==> flow/design.v <==
module ALU(
    input logic CLK,
    input logic RST,
    input logic ACT,
    input logic[3:0]  OP,
    input logic[1:0]  MOVI,
    input logic[31:0] REG_A,
    input logic[31:0] REG_B,
    input logic[31:0] MEM,
    input logic[31:0] IMM,
    output logic[31:0] DATA,
    output logic       RDY,
    output logic       VLD
);
    typedef enum logic [1:0] {
        INIT,
        FIRST_STAGE,
        MUL_FIRST_STAGE,
        MUL_SECOND_STAGE
    } state_type;
    state_type state_curr;
    state_type state_next;
    logic[31:0] operand_A;
    logic[31:0] operand_B;
    logic[31:0] norm_res;
    logic[31:0] norm_reg;
    logic[63:0] mult_res;
    logic       mult_req;
    always_comb begin
        case (state_curr)
            INIT:
                if (ACT) begin
                    if (mult_req)
                        state_next = MUL_FIRST_STAGE;
                    else
                        state_next = FIRST_STAGE;
                end else
                     state_next = INIT;
            FIRST_STAGE:      state_next = INIT;
            MUL_FIRST_STAGE:  state_next = MUL_SECOND_STAGE;
            MUL_SECOND_STAGE: state_next = INIT;
        endcase
    end
    always_ff @(posedge CLK) begin
        if (RST) begin
            state_curr  <= INIT;
        end else begin
            state_curr <= state_next;
            if (state_next == MUL_FIRST_STAGE)
                mult_res <= operand_A * operand_B;
            if (state_next == FIRST_STAGE)
                norm_reg <= norm_res;
        end
    end
    always_comb begin
        case (state_curr)
            INIT:             DATA = 32'b0;
            FIRST_STAGE:      DATA = norm_reg;
            MUL_FIRST_STAGE:  DATA = mult_res[31:0];
            MUL_SECOND_STAGE: DATA = mult_res[63:32];
        endcase
    end
    assign operand_A = REG_A;
    assign VLD = (state_curr != INIT) & ~RST;
    assign RDY = state_curr == INIT;
    always_comb begin
        case (MOVI)
            2'b00:   operand_B = REG_B;
            2'b01:   operand_B = MEM;
            2'b10:   operand_B = IMM;
            default: operand_B = '0;
        endcase
    end
    always_comb begin
        norm_res = 32'b0;
        mult_req = 0;
        if (RDY) begin
            case (OP)
                4'b0000: norm_res = operand_A + operand_B;             
                4'b0001: norm_res = operand_A - operand_B;             
                4'b0010: mult_req = 1;                                 
                4'b0011: norm_res = {1'b0, operand_B[31:1]};           
                4'b0100: norm_res = {operand_B[30:0], 1'b0};           
                4'b0101: norm_res = {operand_B[0], operand_B[31:1]};   
                4'b0110: norm_res = {operand_B[30:0], operand_B[31]};  
                4'b0111: norm_res = ~operand_B;                        
                4'b1000: norm_res = operand_A & operand_B;             
                4'b1001: norm_res = operand_A | operand_B;             
                4'b1010: norm_res = operand_A ^ operand_B;             
                4'b1011: norm_res = ~(operand_A & operand_B);          
                4'b1100: norm_res = ~(operand_A | operand_B);          
                4'b1101: norm_res = ~(operand_A ^ operand_B);          
                4'b1110: norm_res = operand_B + 1;                     
                4'b1111: norm_res = operand_B - 1;                     
            endcase
        end
    end
endmodule
Appendix: tool output

## Step by step through the tools: ALU

Module ALU before and after one edit of its RTL, step after step.
Lines under "unedited" count in the file above, lines under "edited" in the edited file.
"difference": "edited" minus "unedited" as printed here. "rel. change": 100 x difference / "unedited".
Operators carry their Yosys type and port widths (W data, S select, Z words).
Not given: n/a

| design | value |
|---|---|
| design top | ALU |
| clock input | CLK |
| library | sky130hd |
| timing corner | tt_025C_1v80 |

## The edit

Unified diff, file above to edited file.
The edited RTL no longer does the same as the RTL above: the edit was made by script, with no optimisation intended.

```diff
@@ -67,5 +67,4 @@
         case (MOVI)
             2'b00:   operand_B = REG_B;
-            2'b01:   operand_B = MEM;
             2'b10:   operand_B = IMM;
             default: operand_B = '0;
```

## Word level

Counts by Yosys on the flattened word-level netlist (proc, flatten, opt, wreduce; memories kept). Register bits leave out memories and registers merged into their read ports (data or address). Print and check cells are left out. Cells with the same type and inputs are merged into one.

Word-level totals:

| element | unedited | edited | difference | rel. change (%) |
|---|---|---|---|---|
| register bits | 98 | 98 | 0 | 0.00 |
| input port bits | 137 | 137 | 0 | 0.00 |
| output and inout port bits | 34 | 34 | 0 | 0.00 |
| elaborated cells | 55 | 54 | -1 | -1.82 |

Operators by class:

| element | unedited | edited | difference | rel. change (%) |
|---|---|---|---|---|
| add/sub/neg operators | 4 | 4 | 0 | 0.00 |
| multiply operators | 1 | 1 | 0 | 0.00 |
| equal/unequal tests | 22 | 21 | -1 | -4.55 |
| mux-type cells | 8 | 8 | 0 | 0.00 |
| bitwise operators | 9 | 9 | 0 | 0.00 |
| reductions and logical operators | 8 | 8 | 0 | 0.00 |

Operators with widths:

| cell | unedited | edited | difference | rel. change (%) |
|---|---|---|---|---|
| $eq A2 B1 Y1 const B | 3 | 2 | -1 | -33.33 |
| $pmux W32 S3 | 1 | 0 | -1 | -100.00 |
| $pmux W32 S2 | 0 | 1 | +1 | n/a |

Unchanged operator kinds not shown: 28.

## Logic depth

Depth = most cells in a row (Yosys ltp): at word level without a register or memory, in the mapped netlist without a sequential cell, where the memories' decode and read muxes count.

Logic depth:

| element | unedited | edited | difference | rel. change (%) |
|---|---|---|---|---|
| word-level depth | 9 | 9 | 0 | 0.00 |
| ABC_AREA | 0 | 0 | n/a | n/a |
| gate-level depth with buffers | 36 | 35 | -1 | -2.78 |
| depth with buffers taken out | 30 | 31 | +1 | +3.33 |

## After synthesis

The flow's flattened synthesis, as Yosys stat reports it; memories are mapped. The netlist is that of the ABC_AREA named above (0 if unset); the other value can give another one.

Mapped netlist:

| element | unedited | edited | difference | rel. change (%) |
|---|---|---|---|---|
| standard cells after synthesis | 5,161 | 5,154 | -7 | -0.14 |
| synthesis area (sq mm) | 0.0437845 | 0.0437044 | -0.0000801 | -0.18 |
| flip-flop cells | 98 | 98 | 0 | 0.00 |
| buffer cells | 316 | 301 | -15 | -4.75 |

Cells by type:

| cell type | unedited | edited | difference | rel. change (%) |
|---|---|---|---|---|
| sky130_fd_sc_hd__nand2_1 | 575 | 609 | +34 | +5.91 |
| sky130_fd_sc_hd__o21ai_0 | 165 | 135 | -30 | -18.18 |
| sky130_fd_sc_hd__clkbuf_1 | 270 | 253 | -17 | -6.30 |
| sky130_fd_sc_hd__xnor2_1 | 110 | 93 | -17 | -15.45 |
| sky130_fd_sc_hd__nor3_1 | 32 | 47 | +15 | +46.88 |
| sky130_fd_sc_hd__o21ai_1 | 19 | 7 | -12 | -63.16 |
| sky130_fd_sc_hd__mux2i_1 | 56 | 47 | -9 | -16.07 |
| sky130_fd_sc_hd__a22oi_1 | 20 | 11 | -9 | -45.00 |
| sky130_fd_sc_hd__o211ai_1 | 17 | 9 | -8 | -47.06 |
| sky130_fd_sc_hd__o221ai_1 | 9 | 17 | +8 | +88.89 |
| sky130_fd_sc_hd__xor2_1 | 31 | 38 | +7 | +22.58 |
| sky130_fd_sc_hd__a221o_1 | 12 | 5 | -7 | -58.33 |
| sky130_fd_sc_hd__o31a_1 | 8 | 1 | -7 | -87.50 |
| sky130_fd_sc_hd__inv_1 | 955 | 961 | +6 | +0.63 |
| sky130_fd_sc_hd__o22ai_1 | 27 | 21 | -6 | -22.22 |
| sky130_fd_sc_hd__o2111ai_1 | 2 | 8 | +6 | +300.00 |
| sky130_fd_sc_hd__a211o_1 | 1 | 7 | +6 | +600.00 |
| sky130_fd_sc_hd__or4_1 | 1 | 7 | +6 | +600.00 |

Unchanged cell types not shown: 22.
The list need not be complete.

## Timing after synthesis

Source: OpenSTA report_checks on the synthesized netlist (no wires, ideal clock, input and output delay 20% of the period each), path of least setup slack; recovery checks are left aside. Register names are those of the netlist, which keeps one name where synthesis merged equal registers.

Timing post-synthesis:

| element | unedited | edited | difference | rel. change (%) |
|---|---|---|---|---|
| path type | input -> register | input -> register | n/a | n/a |
| start | input MOVI[0] | input MOVI[1] | n/a | n/a |
| end | register mult_res[60] | register mult_res[56] | n/a | n/a |
| period (ns) | 10.5 | 10.5 | 0.0 | 0.00 |
| input delay (ns) | 2.100 | 2.100 | 0.000 | 0.00 |
| launch time at the first pin (ns) | 2.100 | 2.100 | 0.000 | 0.00 |
| arrival (ns) | 10.248 | 10.240 | -0.008 | -0.08 |
| data required time (ns) | 10.236 | 10.237 | +0.001 | +0.01 |
| setup slack (ns) | -0.011 | -0.003 | +0.008 | n/a |
| delay of the path (ns) | 8.412 | 8.403 | -0.009 | -0.11 |
| stages on the path | 32 | 32 | 0 | 0.00 |
| buffers on the path | 5 | 5 | 0 | 0.00 |
| synthesis period reached (ns) | 10.511 | 10.503 | -0.008 | -0.08 |

"delay of the path" is the arrival time less input delay plus setup time.
"stages on the path" counts driving pins, that of a launching flip-flop among them; a cell with two outputs on the path counts twice.
"synthesis period reached" = period - worst setup slack (recovery checks aside). The figure is calculated, with input and output delays left at 20% of the set period.
Between the ends stands the longest chain of elaborated cells between them, by number of cells; it is not shown to be the way that was timed. Of several equally long chains one is given.
Each line given opens the expression or statement behind the cell; cells for indexed reads and writes are added by Yosys, which also makes memories of some case tables.

| on the way, post-synthesis, unedited | value |
|---|---|
| cells stage by stage | sky130_fd_sc_hd__clkbuf_1 -> sky130_fd_sc_hd__buf_1 -> sky130_fd_sc_hd__mux2i_1 -> sky130_fd_sc_hd__o21ai_0 -> sky130_fd_sc_hd__clkbuf_1 -> sky130_fd_sc_hd__inv_1 -> sky130_fd_sc_hd__buf_1 -> sky130_fd_sc_hd__nor2_1 -> sky130_fd_sc_hd__fa_1 -> sky130_fd_sc_hd__inv_1 -> sky130_fd_sc_hd__fa_1 -> sky130_fd_sc_hd__inv_1 -> sky130_fd_sc_hd__fa_1 -> sky130_fd_sc_hd__inv_1 -> sky130_fd_sc_hd__fa_1 -> sky130_fd_sc_hd__inv_1 -> sky130_fd_sc_hd__fa_1 -> sky130_fd_sc_hd__fa_1 -> sky130_fd_sc_hd__fa_1 -> sky130_fd_sc_hd__fa_1 -> sky130_fd_sc_hd__ha_1 -> sky130_fd_sc_hd__clkbuf_1 -> sky130_fd_sc_hd__a21o_1 -> sky130_fd_sc_hd__o21bai_1 -> sky130_fd_sc_hd__a21oi_1 -> sky130_fd_sc_hd__o21ai_0 -> sky130_fd_sc_hd__a21o_1 -> sky130_fd_sc_hd__o2111ai_1 -> sky130_fd_sc_hd__a2111oi_2 -> sky130_fd_sc_hd__o31ai_1 -> sky130_fd_sc_hd__nor3_1 -> sky130_fd_sc_hd__o41a_1 |
| length of the longest elaborated chain | 3 |
| elaborated cells between the ends (all ways) | 5 |

Ends and longest elaborated chain, post-synthesis, unedited:

| element | RTL line | RTL |
|---|---|---|
| start, declared | 6 | `input logic[1:0]  MOVI,` |
| $eq A2 B2 Y1 | 67 | `case (MOVI)` |
| $pmux W32 S3 | 67 |  |
| $mul A32 B32 Y64 | 50 | `mult_res <= operand_A * operand_B;` |
| end, assigned | 50 |  |
| end, declared | 27 | `logic[63:0] mult_res;` |

| on the way, post-synthesis, edited | value |
|---|---|
| cells stage by stage | sky130_fd_sc_hd__clkbuf_1 -> sky130_fd_sc_hd__buf_2 -> sky130_fd_sc_hd__buf_2 -> sky130_fd_sc_hd__mux2i_1 -> sky130_fd_sc_hd__nor2_1 -> sky130_fd_sc_hd__clkbuf_1 -> sky130_fd_sc_hd__inv_1 -> sky130_fd_sc_hd__buf_1 -> sky130_fd_sc_hd__nor2_1 -> sky130_fd_sc_hd__fa_1 -> sky130_fd_sc_hd__fa_1 -> sky130_fd_sc_hd__inv_1 -> sky130_fd_sc_hd__fa_1 -> sky130_fd_sc_hd__fa_1 -> sky130_fd_sc_hd__inv_1 -> sky130_fd_sc_hd__fa_1 -> sky130_fd_sc_hd__fa_1 -> sky130_fd_sc_hd__fa_1 -> sky130_fd_sc_hd__inv_1 -> sky130_fd_sc_hd__fa_1 -> sky130_fd_sc_hd__inv_1 -> sky130_fd_sc_hd__ha_1 -> sky130_fd_sc_hd__or3_1 -> sky130_fd_sc_hd__or3_1 -> sky130_fd_sc_hd__o21ai_1 -> sky130_fd_sc_hd__o31ai_1 -> sky130_fd_sc_hd__a221oi_1 -> sky130_fd_sc_hd__nor2_1 -> sky130_fd_sc_hd__a2111o_1 -> sky130_fd_sc_hd__a31o_1 -> sky130_fd_sc_hd__a31oi_1 -> sky130_fd_sc_hd__xnor2_1 |
| length of the longest elaborated chain | 3 |
| elaborated cells between the ends (all ways) | 4 |

Ends and longest elaborated chain, post-synthesis, edited:

| element | RTL line | RTL |
|---|---|---|
| start, declared | 6 | `input logic[1:0]  MOVI,` |
| $eq A2 B2 Y1 | 67 | `case (MOVI)` |
| $pmux W32 S2 | 67 |  |
| $mul A32 B32 Y64 | 50 | `mult_res <= operand_A * operand_B;` |
| end, assigned | 50 |  |
| end, declared | 27 | `logic[63:0] mult_res;` |

## Worst path after layout

From the final timing report of each run of set A: the path of least setup slack in the routed layout; clock arrival at registers is part of the times.

Timing post-layout:

| element | unedited | edited | difference | rel. change (%) |
|---|---|---|---|---|
| path type | input -> register | input -> register | n/a | n/a |
| start | input MEM[19] | input IMM[9] | n/a | n/a |
| end | register mult_res[60] | register mult_res[62] | n/a | n/a |
| period (ns) | 10.5 | 10.5 | 0.0 | 0.00 |
| input delay (ns) | 2.10 | 2.10 | 0.00 | 0.00 |
| launch time at the first pin (ns) | 2.10 | 2.10 | 0.00 | 0.00 |
| arrival (ns) | 10.31 | 10.33 | +0.02 | +0.19 |
| data required time (ns) | 10.62 | 10.59 | -0.03 | -0.28 |
| setup slack (ns) | 0.30 | 0.26 | -0.04 | n/a |
| stages on the path | 30 | 30 | 0 | 0.00 |
| buffers on the path | 5 | 4 | -1 | -20.00 |

Between the ends stands the longest chain of elaborated cells between them, by number of cells; it is not shown to be the way that was timed. Of several equally long chains one is given.

| on the way, post-layout, unedited | value |
|---|---|
| cells stage by stage | sky130_fd_sc_hd__clkdlybuf4s50_1 -> sky130_fd_sc_hd__mux2i_1 -> sky130_fd_sc_hd__o21ai_2 -> sky130_fd_sc_hd__buf_4 -> sky130_fd_sc_hd__nand2_1 -> sky130_fd_sc_hd__fa_1 -> sky130_fd_sc_hd__fa_1 -> sky130_fd_sc_hd__inv_1 -> sky130_fd_sc_hd__fa_1 -> sky130_fd_sc_hd__fa_1 -> sky130_fd_sc_hd__fa_1 -> sky130_fd_sc_hd__fa_1 -> sky130_fd_sc_hd__fa_1 -> sky130_fd_sc_hd__inv_1 -> sky130_fd_sc_hd__fa_1 -> sky130_fd_sc_hd__inv_1 -> sky130_fd_sc_hd__ha_1 -> sky130_fd_sc_hd__buf_4 -> sky130_fd_sc_hd__a21oi_2 -> sky130_fd_sc_hd__o21bai_1 -> sky130_fd_sc_hd__a21oi_1 -> sky130_fd_sc_hd__o21ai_0 -> sky130_fd_sc_hd__a21o_1 -> sky130_fd_sc_hd__o2111ai_1 -> sky130_fd_sc_hd__buf_4 -> sky130_fd_sc_hd__a2111oi_4 -> sky130_fd_sc_hd__o31ai_2 -> sky130_fd_sc_hd__buf_4 -> sky130_fd_sc_hd__nor3_1 -> sky130_fd_sc_hd__o41a_1 |
| length of the longest elaborated chain | 2 |
| elaborated cells between the ends (all ways) | 2 |

Ends and longest elaborated chain, post-layout, unedited:

| element | RTL line | RTL |
|---|---|---|
| start, declared | 9 | `input logic[31:0] MEM,` |
| $pmux W32 S3 | 67 | `case (MOVI)` |
| $mul A32 B32 Y64 | 50 | `mult_res <= operand_A * operand_B;` |
| end, assigned | 50 |  |
| end, declared | 27 | `logic[63:0] mult_res;` |

| on the way, post-layout, edited | value |
|---|---|
| cells stage by stage | sky130_fd_sc_hd__clkdlybuf4s50_1 -> sky130_fd_sc_hd__mux2i_1 -> sky130_fd_sc_hd__nor2_2 -> sky130_fd_sc_hd__inv_1 -> sky130_fd_sc_hd__buf_4 -> sky130_fd_sc_hd__nor2_1 -> sky130_fd_sc_hd__fa_1 -> sky130_fd_sc_hd__fa_1 -> sky130_fd_sc_hd__inv_1 -> sky130_fd_sc_hd__fa_1 -> sky130_fd_sc_hd__fa_1 -> sky130_fd_sc_hd__fa_1 -> sky130_fd_sc_hd__inv_1 -> sky130_fd_sc_hd__fa_1 -> sky130_fd_sc_hd__fa_1 -> sky130_fd_sc_hd__inv_1 -> sky130_fd_sc_hd__fa_1 -> sky130_fd_sc_hd__inv_1 -> sky130_fd_sc_hd__ha_1 -> sky130_fd_sc_hd__a21o_1 -> sky130_fd_sc_hd__a21oi_1 -> sky130_fd_sc_hd__o21ai_0 -> sky130_fd_sc_hd__a41oi_1 -> sky130_fd_sc_hd__buf_4 -> sky130_fd_sc_hd__a21oi_1 -> sky130_fd_sc_hd__a2111oi_2 -> sky130_fd_sc_hd__buf_4 -> sky130_fd_sc_hd__nor2_1 -> sky130_fd_sc_hd__a221oi_2 -> sky130_fd_sc_hd__xnor2_1 |
| length of the longest elaborated chain | 2 |
| elaborated cells between the ends (all ways) | 2 |

Ends and longest elaborated chain, post-layout, edited:

| element | RTL line | RTL |
|---|---|---|
| start, declared | 10 | `input logic[31:0] IMM,` |
| $pmux W32 S2 | 67 | `case (MOVI)` |
| $mul A32 B32 Y64 | 50 | `mult_res <= operand_A * operand_B;` |
| end, assigned | 50 |  |
| end, declared | 27 | `logic[63:0] mult_res;` |

## Measured runs

Both versions went through the flow (Yosys, OpenROAD) with the same settings in each pair. Constraints: input delay and output delay 20% of the set period each, output load 0.01 pF.

| flow settings, set A | value |
|---|---|
| period_ns | 10.5 |
| CAP_MARGIN | 20 |
| CORE_MARGIN | 2 |
| CORE_UTILIZATION | 40 |
| SLEW_MARGIN | 20 |

Results, set A:

| element | unedited | edited | difference | rel. change (%) |
|---|---|---|---|---|
| mapped cell area after synthesis (sq mm) | 0.0437845 | 0.0437044 | -0.0000801 | -0.18 |
| overall die area (sq mm) | 0.112125 | 0.11192 | -0.000205 | -0.18 |
| standard-cell area after layout (sq mm) | 0.0509614 | 0.049998 | -0.0009634 | -1.89 |
| final utilization (%) | 46.9 | 46.1 | -0.8 | n/a |
| setup slack of the critical path (ns) | 0.303 | 0.259 | -0.044 | n/a |
| setup total negative slack (ns) | 0.000 | 0.000 | 0.000 | n/a |
| worst-case hold slack (ns) | 0.786 | 0.793 | +0.007 | n/a |
| clock period achieved (ns) | 10.197 | 10.241 | +0.044 | +0.43 |

| flow settings, set B | value |
|---|---|
| ABC_AREA | 0 |
| CAP_MARGIN | 20 |
| CORE_ASPECT_RATIO | 1.0 |
| CORE_MARGIN | 9 |
| CORE_UTILIZATION | 61 |
| GPL_TIMING_DRIVEN | 1 |
| MAX_ROUTING_LAYER | met4 |
| PLACE_DENSITY_LB_ADDON | 0.2 |
| period_ns | 15.6 |
| SLEW_MARGIN | 20 |

Results, set B:

| element | unedited | edited | difference | rel. change (%) |
|---|---|---|---|---|
| mapped cell area after synthesis (sq mm) | 0.0437845 | 0.0437044 | -0.0000801 | -0.18 |
| overall die area (sq mm) | 0.0817474 | 0.0816073 | -0.0001401 | -0.17 |
| standard-cell area after layout (sq mm) | 0.0468925 | 0.0464383 | -0.0004542 | -0.97 |
| final utilization (%) | 66.5 | 65.9 | -0.6 | n/a |
| setup slack of the critical path (ns) | 2.322 | 2.366 | +0.044 | n/a |
| setup total negative slack (ns) | 0.000 | 0.000 | 0.000 | n/a |
| worst-case hold slack (ns) | 0.794 | 0.801 | +0.007 | n/a |
| clock period achieved (ns) | 13.278 | 13.234 | -0.044 | -0.33 |

"clock period achieved" is the run's clock period less its worst setup slack. It is reckoned from that one timing run; input and output delays stay at 20% of the period that was set.
